==> flow/design.v <==
module ex2_1 (
	      input 		 clk, rst, validi,
	      input [31:0] 	 data_in,
	      output logic 	 valido, 
	      output logic [31:0] data_out
	      );
   enum 			 {S0, S1, S2} state, next;
   logic [31:0]  		 a1, a2, a3;
   logic [31:0]			 counter;
   always_ff @(posedge clk or posedge rst) begin
      if (rst) begin
	 data_out <= 32'b0;
	 valido <= 1'b0;
	 state = S0;
	 counter = 0;
	 a1 = 0;
	 a2 = 0;
	 a3 = 0;
      end
      else begin
	 case (state)
	   S0: begin
	      if (validi) 
		  	begin
		  		a1 = data_in;
		  		a2 += data_in;
		  		a3 *= data_in;
		  		data_out <= a2;
		 		if(counter > 2 && (counter % 3 == 0)) 
					begin
	 	 				valido <= 1'b1;
		 			end
		 		next = S1;
		 		counter += 1;
		  	end
		  else 
		  	begin
		 		next = S0;
		 		counter = 0;
				valido <= 1'b0;
	      	end
	   end
	   S1: begin
	      if (validi) 
		  	begin
		 		a1 *= data_in;
		 		a2 = data_in;
		 		a3 += data_in;
		 		data_out <= a3;
		 		if(counter > 2 && (counter % 3 == 1)) 
					begin
	 	 				valido <= 1'b1;
		 			end
		 		next = S2;
		 		counter += 1;
			end	      
		  else 
		  	begin
				next = S0;
				counter = 0;
				valido <= 1'b0;
		  	end
	   end
	   S2: begin
	      if (validi) 
		  	begin
		 		a1 += data_in;
		 		a2 *= data_in;
		 		a3 = data_in;
		 		data_out <= a1;
		 		if(counter % 3 == 2) 
					begin
		 				valido <= 1'b1;
		  			end
	      		next = S0;
		  		counter += 1;
			end
		  else 
		  	begin
				next = S0;
		 		counter = 0;
				valido <= 1'b0;
			end
	   end
	 endcase
	 state = next;
      end
   end
endmodule
Tool chain data of ex2_1
Module ex2_1 before and after one edit of its RTL, step after step.
"before" refers to lines of the RTL above, "after" to lines of the edited file.
"diff": "after" minus "before" as printed here. "change_rel_pct": 100 x difference / "before".
Cell names lack the library's common part.
{"block": "setup", "top_module": "ex2_1", "clock_port": "clk", "cell_library": "sky130hd", "lib_corner": "tt_025C_1v80"}

Diff
Unified diff, file above to edited file.
This change comes from a script, not from a designer; no optimisation was intended.
begin of diff
@@ -69,5 +69,5 @@
 		 		a3 = data_in;
 		 		data_out <= a1;
-		 		if(counter % 3 == 2) 
+		 		if((counter & 3) == 2) 
 					begin
 		 				valido <= 1'b1;
end of diff

Word level
Yosys after proc, flatten, opt, wreduce and memory -nomap, before mapping. Memory bits, and registers merged into a memory's read port (data or address), are not among the register bits. Print and check cells are not counted.
{"block": "word_totals", "element": "regBits", "before": 225, "after": 225, "diff": 0, "change_rel_pct": 0.00}
{"block": "word_totals", "element": "elab_cells", "before": 58, "after": 58, "diff": 0, "change_rel_pct": 0.00}
{"block": "op_classes", "element": "n_addsub", "before": 4, "after": 4, "diff": 0, "change_rel_pct": 0.00}
{"block": "op_classes", "element": "multipliers", "before": 3, "after": 3, "diff": 0, "change_rel_pct": 0.00}
{"block": "op_classes", "element": "n_div", "before": 1, "after": 1, "diff": 0, "change_rel_pct": 0.00}
{"block": "op_classes", "element": "n_cmp", "before": 1, "after": 1, "diff": 0, "change_rel_pct": 0.00}
{"block": "op_classes", "element": "n_eq", "before": 10, "after": 10, "diff": 0, "change_rel_pct": 0.00}
{"block": "op_classes", "element": "n_mux", "before": 23, "after": 23, "diff": 0, "change_rel_pct": 0.00}
{"block": "op_classes", "element": "reduce_and_logical", "before": 8, "after": 8, "diff": 0, "change_rel_pct": 0.00}
{"block": "op_table", "cell": "== test 32 x 2 -> 1 bit with constant B", "before": 2, "after": 1, "diff": -1, "change_rel_pct": -50.00}
{"block": "op_table", "cell": "== test 2 bit with constant B", "before": 0, "after": 1, "diff": 1}
Unchanged operator kinds not shown: 18.

Depth
Longest topological path by Yosys (ltp), each cell counted once; first at word level (registers and memories cut), then after technology mapping (sequential cells cut; the memories' decode and read muxes count).
{"block": "logic_depth", "element": "depth_word", "before": 6, "after": 6, "diff": 0, "change_rel_pct": 0.00}
{"block": "logic_depth", "element": "ABC_AREA", "before": "0", "after": "0"}
{"block": "logic_depth", "element": "ltp_mapped", "before": 41, "after": 40, "diff": -1, "change_rel_pct": -2.44}

Mapped cells and area
Yosys stat after the flow's synthesis: flattened, memories mapped to cells. It holds for the ABC_AREA given above (unset counts as 0); a run with the other value may have another netlist.
{"block": "by_type", "type": "nand2_1", "before": 1451, "after": 1431, "diff": -20, "change_rel_pct": -1.38}
{"block": "by_type", "type": "o21ai_0", "before": 229, "after": 213, "diff": -16, "change_rel_pct": -6.99}
{"block": "by_type", "type": "a221oi_1", "before": 24, "after": 39, "diff": 15, "change_rel_pct": 62.50}
{"block": "by_type", "type": "nor2_1", "before": 175, "after": 189, "diff": 14, "change_rel_pct": 8.00}
{"block": "by_type", "type": "inv_1", "before": 1567, "after": 1556, "diff": -11, "change_rel_pct": -0.70}
{"block": "by_type", "type": "and2_1", "before": 396, "after": 407, "diff": 11, "change_rel_pct": 2.78}
{"block": "by_type", "type": "a21oi_1", "before": 214, "after": 203, "diff": -11, "change_rel_pct": -5.14}
{"block": "by_type", "type": "nor3_1", "before": 39, "after": 50, "diff": 11, "change_rel_pct": 28.21}
{"block": "by_type", "type": "xnor2_1", "before": 285, "after": 276, "diff": -9, "change_rel_pct": -3.16}
{"block": "by_type", "type": "a22o_1", "before": 5, "after": 14, "diff": 9, "change_rel_pct": 180.00}
{"block": "by_type", "type": "o21a_1", "before": 12, "after": 20, "diff": 8, "change_rel_pct": 66.67}
{"block": "by_type", "type": "a21o_1", "before": 37, "after": 44, "diff": 7, "change_rel_pct": 18.92}
{"block": "by_type", "type": "nand2b_1", "before": 14, "after": 21, "diff": 7, "change_rel_pct": 50.00}
{"block": "by_type", "type": "a221o_1", "before": 4, "after": 11, "diff": 7, "change_rel_pct": 175.00}
{"block": "by_type", "type": "nand3_1", "before": 60, "after": 54, "diff": -6, "change_rel_pct": -10.00}
{"block": "by_type", "type": "o31ai_1", "before": 39, "after": 45, "diff": 6, "change_rel_pct": 15.38}
{"block": "by_type", "type": "a21boi_0", "before": 25, "after": 31, "diff": 6, "change_rel_pct": 24.00}
{"block": "by_type", "type": "and3_1", "before": 15, "after": 20, "diff": 5, "change_rel_pct": 33.33}
Unchanged cell types not shown: 19.
Not every row of either side is listed.
{"block": "mapped", "element": "mapped_cells", "before": 7265, "after": 7330, "diff": 65, "change_rel_pct": 0.89}
{"block": "mapped", "element": "area_um2", "before": 60366.6, "after": 60954.7, "diff": 588.1, "change_rel_pct": 0.97}
{"block": "mapped", "element": "seqArea_um2", "before": 4119.0, "after": 4119.0, "diff": 0.0, "change_rel_pct": 0.00}
{"block": "mapped", "element": "flip_flops", "before": 165, "after": 165, "diff": 0, "change_rel_pct": 0.00}
{"block": "mapped", "element": "buffers", "before": 436, "after": 442, "diff": 6, "change_rel_pct": 1.38}

Path before layout
OpenSTA on the mapped netlist: ideal clock, no wires. The path of least setup slack (recovery checks aside). Input and output delay are each 20% of the period. Register names are those of the netlist, which keeps one name where synthesis merged equal registers.
{"block": "synth_timing", "element": "path_kind", "before": "input to register", "after": "input to register"}
{"block": "synth_timing", "element": "start", "before": "input port data_in[2]", "after": "input port data_in[4]"}
{"block": "synth_timing", "element": "end", "before": "register a2[31]", "after": "register a2[31]"}
{"block": "synth_timing", "element": "tclk_ns", "before": 10.0, "after": 10.0, "diff": 0.0, "change_rel_pct": 0.00}
{"block": "synth_timing", "element": "in_delay_ns", "before": 2.000, "after": 2.000, "diff": 0.000, "change_rel_pct": 0.00}
{"block": "synth_timing", "element": "setup_time_ns", "before": 0.125, "after": 0.119, "diff": -0.006}
{"block": "synth_timing", "element": "t_first_pin_ns", "before": 2.000, "after": 2.000, "diff": 0.000, "change_rel_pct": 0.00}
{"block": "synth_timing", "element": "arrival_ns", "before": 10.551, "after": 10.737, "diff": 0.186, "change_rel_pct": 1.76}
{"block": "synth_timing", "element": "path_slack_ns", "before": -0.676, "after": -0.856, "diff": -0.180}
{"block": "synth_timing", "element": "path_delay_ns", "before": 8.676, "after": 8.856, "diff": 0.180, "change_rel_pct": 2.07}
{"block": "synth_timing", "element": "driving_pins", "before": 41, "after": 39, "diff": -2, "change_rel_pct": -4.88}
{"block": "synth_timing", "element": "period_less_setup_slack_ns", "before": 10.676, "after": 10.856, "diff": 0.180, "change_rel_pct": 1.69}
"path_delay_ns" is the arrival time less input delay plus setup time.
"driving_pins": output pins that drive a net of the path, with the launching flip-flop's if there is one; two outputs of one cell count as two.
"period_less_setup_slack_ns" is the clock period less the worst setup slack; recovery checks do not enter. This is arithmetic on one report: input and output delays are still those of the set period (20% each).
The rows between start and end are the longest chain of elaborated cells between them; the timing report does not say that the signal goes this way. Where chains are equally long, one stands for them.
Each line given opens the expression or statement behind the cell; cells for indexed reads and writes are added by Yosys, which also makes memories of some case tables.
{"block": "synth_via_before", "cell_sequence": "clkbuf_1 > clkbuf_1 > clkbuf_1 > nand2_1 > fa_1 > inv_1 > fa_1 > fa_1 > fa_1 > ha_1 > ha_1 > inv_1 > fa_1 > fa_1 > inv_1 > ha_1 > inv_1 > a21oi_1 > [5 not listed] > a21boi_0 > o21ai_0 > a21boi_0 > o21ai_0 > a21boi_0 > o21ai_0 > a21boi_0 > o21ai_0 > a21boi_0 > o21ai_0 > a21boi_0 > o21ai_0 > a21oi_1 > o211a_1 > or3_1 > a32o_1 > nand2_1 > a21oi_1", "elab_chain_cells": 3, "cells_between": 5, "cone_lines": 5}
{"block": "synth_rtl_before", "element": "start, declared", "line_no": 3, "rtl": "input [31:0] data_in,"}
{"block": "synth_rtl_before", "element": "multiplier 32 x 32 -> 32 bit", "line_no": 68, "rtl": "a2 *= data_in;"}
{"block": "synth_rtl_before", "element": "two-way mux 32 bit", "line_no": 65, "rtl": "if (validi)"}
{"block": "synth_rtl_before", "element": "case mux 32 bit (select 3 bit)", "line_no": 21, "rtl": "case (state)"}
{"block": "synth_rtl_before", "element": "end, assigned", "line_no": 17, "rtl": "a2 = 0;"}
{"block": "synth_rtl_before", "element": "end, assigned", "line_no": 47, "rtl": "a2 = data_in;"}
{"block": "synth_rtl_before", "element": "end, declared", "line_no": 8, "rtl": "logic [31:0] a1, a2, a3;"}
{"block": "synth_via_after", "cell_sequence": "clkbuf_1 > clkbuf_1 > clkbuf_1 > nand2_1 > fa_1 > inv_1 > fa_1 > fa_1 > fa_1 > ha_1 > ha_1 > inv_1 > fa_1 > fa_1 > inv_1 > ha_1 > a21boi_0 > o21ai_0 > [3 not listed] > o21ai_0 > a21boi_0 > o21ai_0 > a21boi_0 > o21ai_0 > a21boi_0 > o21ai_0 > a21boi_0 > o21ai_0 > a21boi_0 > o21ai_0 > a21boi_0 > o31ai_1 > a211oi_1 > or3_1 > a32o_1 > a21oi_1 > nor2_1", "elab_chain_cells": 3, "cells_between": 5, "cone_lines": 5}
{"block": "synth_rtl_after", "element": "start, declared", "line_no": 3, "rtl": "input [31:0] data_in,"}
{"block": "synth_rtl_after", "element": "multiplier 32 x 32 -> 32 bit", "line_no": 68, "rtl": "a2 *= data_in;"}
{"block": "synth_rtl_after", "element": "two-way mux 32 bit", "line_no": 65, "rtl": "if (validi)"}
{"block": "synth_rtl_after", "element": "case mux 32 bit (select 3 bit)", "line_no": 21, "rtl": "case (state)"}
{"block": "synth_rtl_after", "element": "end, assigned", "line_no": 17, "rtl": "a2 = 0;"}
{"block": "synth_rtl_after", "element": "end, assigned", "line_no": 47, "rtl": "a2 = data_in;"}
{"block": "synth_rtl_after", "element": "end, declared", "line_no": 8, "rtl": "logic [31:0] a1, a2, a3;"}

Worst path after layout
Path of least setup slack in the final report of the runs of set A (OpenROAD, finished layout, wires in). Where an end is a register, its clock arrival counts in the times.
{"block": "layout_timing", "element": "path_kind", "before": "input to register", "after": "input to register"}
{"block": "layout_timing", "element": "start", "before": "input port data_in[3]", "after": "input port data_in[4]"}
{"block": "layout_timing", "element": "end", "before": "register a1[31]", "after": "register a3[29]"}
{"block": "layout_timing", "element": "tclk_ns", "before": 9.8, "after": 9.8, "diff": 0.0, "change_rel_pct": 0.00}
{"block": "layout_timing", "element": "in_delay_ns", "before": 1.96, "after": 1.96, "diff": 0.00, "change_rel_pct": 0.00}
{"block": "layout_timing", "element": "setup_time_ns", "before": 0.14, "after": 0.06, "diff": -0.08}
{"block": "layout_timing", "element": "t_first_pin_ns", "before": 1.96, "after": 1.96, "diff": 0.00, "change_rel_pct": 0.00}
{"block": "layout_timing", "element": "arrival_ns", "before": 9.96, "after": 10.11, "diff": 0.15, "change_rel_pct": 1.51}
{"block": "layout_timing", "element": "path_slack_ns", "before": 0.21, "after": 0.16, "diff": -0.05}
{"block": "layout_timing", "element": "driving_pins", "before": 37, "after": 40, "diff": 3, "change_rel_pct": 8.11}
The rows between start and end are the longest chain of elaborated cells between them; the timing report does not say that the signal goes this way. Where chains are equally long, one stands for them.
{"block": "layout_via_before", "cell_sequence": "buf_6 > buf_8 > buf_12 > buf_12 > nand2_1 > fa_1 > inv_1 > fa_1 > fa_1 > fa_1 > ha_1 > ha_1 > inv_1 > fa_1 > inv_1 > fa_1 > ha_1 > a21boi_2 > o21ai_2 > a21boi_2 > o21ai_2 > a21boi_2 > o21ai_1 > a21boi_1 > o21ai_1 > a21boi_1 > o21ai_1 > a21boi_2 > o21ai_2 > a21boi_2 > o21a_1 > nor2_2 > o21ai_1 > o41a_1 > xnor2_1 > a211oi_1 > o31ai_1", "elab_chain_cells": 3, "cells_between": 5, "cone_lines": 5}
{"block": "layout_rtl_before", "element": "start, declared", "line_no": 3, "rtl": "input [31:0] data_in,"}
{"block": "layout_rtl_before", "element": "multiplier 32 x 32 -> 32 bit", "line_no": 46, "rtl": "a1 *= data_in;"}
{"block": "layout_rtl_before", "element": "two-way mux 32 bit", "line_no": 44, "rtl": "if (validi)"}
{"block": "layout_rtl_before", "element": "case mux 32 bit (select 3 bit)", "line_no": 21, "rtl": "case (state)"}
{"block": "layout_rtl_before", "element": "end, assigned", "line_no": 16, "rtl": "a1 = 0;"}
{"block": "layout_rtl_before", "element": "end, assigned", "line_no": 25, "rtl": "a1 = data_in;"}
{"block": "layout_rtl_before", "element": "end, declared", "line_no": 8, "rtl": "logic [31:0] a1, a2, a3;"}
{"block": "layout_via_after", "cell_sequence": "buf_16 > buf_12 > buf_6 > buf_8 > buf_12 > nand2_2 > fa_1 > inv_1 > fa_1 > fa_1 > fa_1 > ha_1 > ha_1 > inv_2 > fa_1 > inv_2 > fa_1 > ha_4 > [4 not listed] > a21oi_2 > o21bai_1 > a21oi_2 > o21bai_1 > a21oi_2 > o21bai_1 > a21oi_2 > o21bai_1 > a21oi_2 > nor2b_1 > o21a_1 > o311a_1 > o21a_1 > o21ai_2 > nand2b_1 > xnor2_1 > a221oi_1 > a21o_1", "elab_chain_cells": 3, "cells_between": 5, "cone_lines": 5}
{"block": "layout_rtl_after", "element": "start, declared", "line_no": 3, "rtl": "input [31:0] data_in,"}
{"block": "layout_rtl_after", "element": "multiplier 32 x 32 -> 32 bit", "line_no": 27, "rtl": "a3 *= data_in;"}
{"block": "layout_rtl_after", "element": "two-way mux 32 bit", "line_no": 23, "rtl": "if (validi)"}
{"block": "layout_rtl_after", "element": "case mux 32 bit (select 3 bit)", "line_no": 21, "rtl": "case (state)"}
{"block": "layout_rtl_after", "element": "end, assigned", "line_no": 18, "rtl": "a3 = 0;"}
{"block": "layout_rtl_after", "element": "end, assigned", "line_no": 69, "rtl": "a3 = data_in;"}
{"block": "layout_rtl_after", "element": "end, declared", "line_no": 8, "rtl": "logic [31:0] a1, a2, a3;"}

Layout results
Runs of the flow (Yosys, OpenROAD) on both versions; the two runs of a pair have the same settings. The constraints put input and output delay at 20% of the set period each and load the outputs with 0.01 pF.
{"block": "flow_settings_set_A", "period_ns": 9.8, "CAP_MARGIN": 20, "CORE_MARGIN": 2, "CORE_UTILIZATION": 40, "SLEW_MARGIN": 20}
{"block": "results_set_A", "element": "synth_chip_area_um2", "before": 60366.6, "after": 60954.7, "diff": 588.1, "change_rel_pct": 0.97}
{"block": "results_set_A", "element": "die_area_um2", "before": 154041.0, "after": 155524.0, "diff": 1483.0, "change_rel_pct": 0.96}
{"block": "results_set_A", "element": "final_cell_area_um2", "before": 66083.4, "after": 66985.5, "diff": 902.1, "change_rel_pct": 1.37}
{"block": "results_set_A", "element": "finalUtil_pct", "before": 44.1, "after": 44.2, "diff": 0.1}
{"block": "results_set_A", "element": "ws_setup_ns", "before": 0.206, "after": 0.157, "diff": -0.049}
{"block": "results_set_A", "element": "setupTns_ns", "before": 0.000, "after": 0.000, "diff": 0.000}
{"block": "results_set_A", "element": "final_hold_ws_ns", "before": 0.479, "after": 0.485, "diff": 0.006}
{"block": "results_set_A", "element": "achieved_clock_period_ns", "before": 9.594, "after": 9.643, "diff": 0.049, "change_rel_pct": 0.51}
{"block": "flow_settings_set_B", "CELL_PAD_IN_SITES_DETAIL_PLACEMENT": 0, "CORE_ASPECT_RATIO": 0.63, "CORE_UTILIZATION": 17, "GPL_ROUTABILITY_DRIVEN": 0, "GPL_TIMING_DRIVEN": 0, "PLACE_DENSITY_LB_ADDON": 0.12, "SETUP_SLACK_MARGIN": 0.16, "TNS_END_PERCENT": 70, "period_ns": 9.13, "CAP_MARGIN": 20, "CORE_MARGIN": 2, "SLEW_MARGIN": 20}
{"block": "results_set_B", "element": "synth_chip_area_um2", "before": 60366.6, "after": 60954.7, "diff": 588.1, "change_rel_pct": 0.97}
{"block": "results_set_B", "element": "die_area_um2", "before": 360008.0, "after": 363491.0, "diff": 3483.0, "change_rel_pct": 0.97}
{"block": "results_set_B", "element": "final_cell_area_um2", "before": 74684.1, "after": 74899.3, "diff": 215.2, "change_rel_pct": 0.29}
{"block": "results_set_B", "element": "finalUtil_pct", "before": 21.2, "after": 21.0, "diff": -0.2}
{"block": "results_set_B", "element": "ws_setup_ns", "before": -1.073, "after": -0.995, "diff": 0.078}
{"block": "results_set_B", "element": "setupTns_ns", "before": -11.991, "after": -12.925, "diff": -0.934}
{"block": "results_set_B", "element": "final_hold_ws_ns", "before": 0.482, "after": 0.487, "diff": 0.005}
{"block": "results_set_B", "element": "achieved_clock_period_ns", "before": 10.203, "after": 10.125, "diff": -0.078, "change_rel_pct": -0.76}
"achieved_clock_period_ns" means the clock period less the worst setup slack. The figure is calculated, with input and output delays left at 20% of the set period.
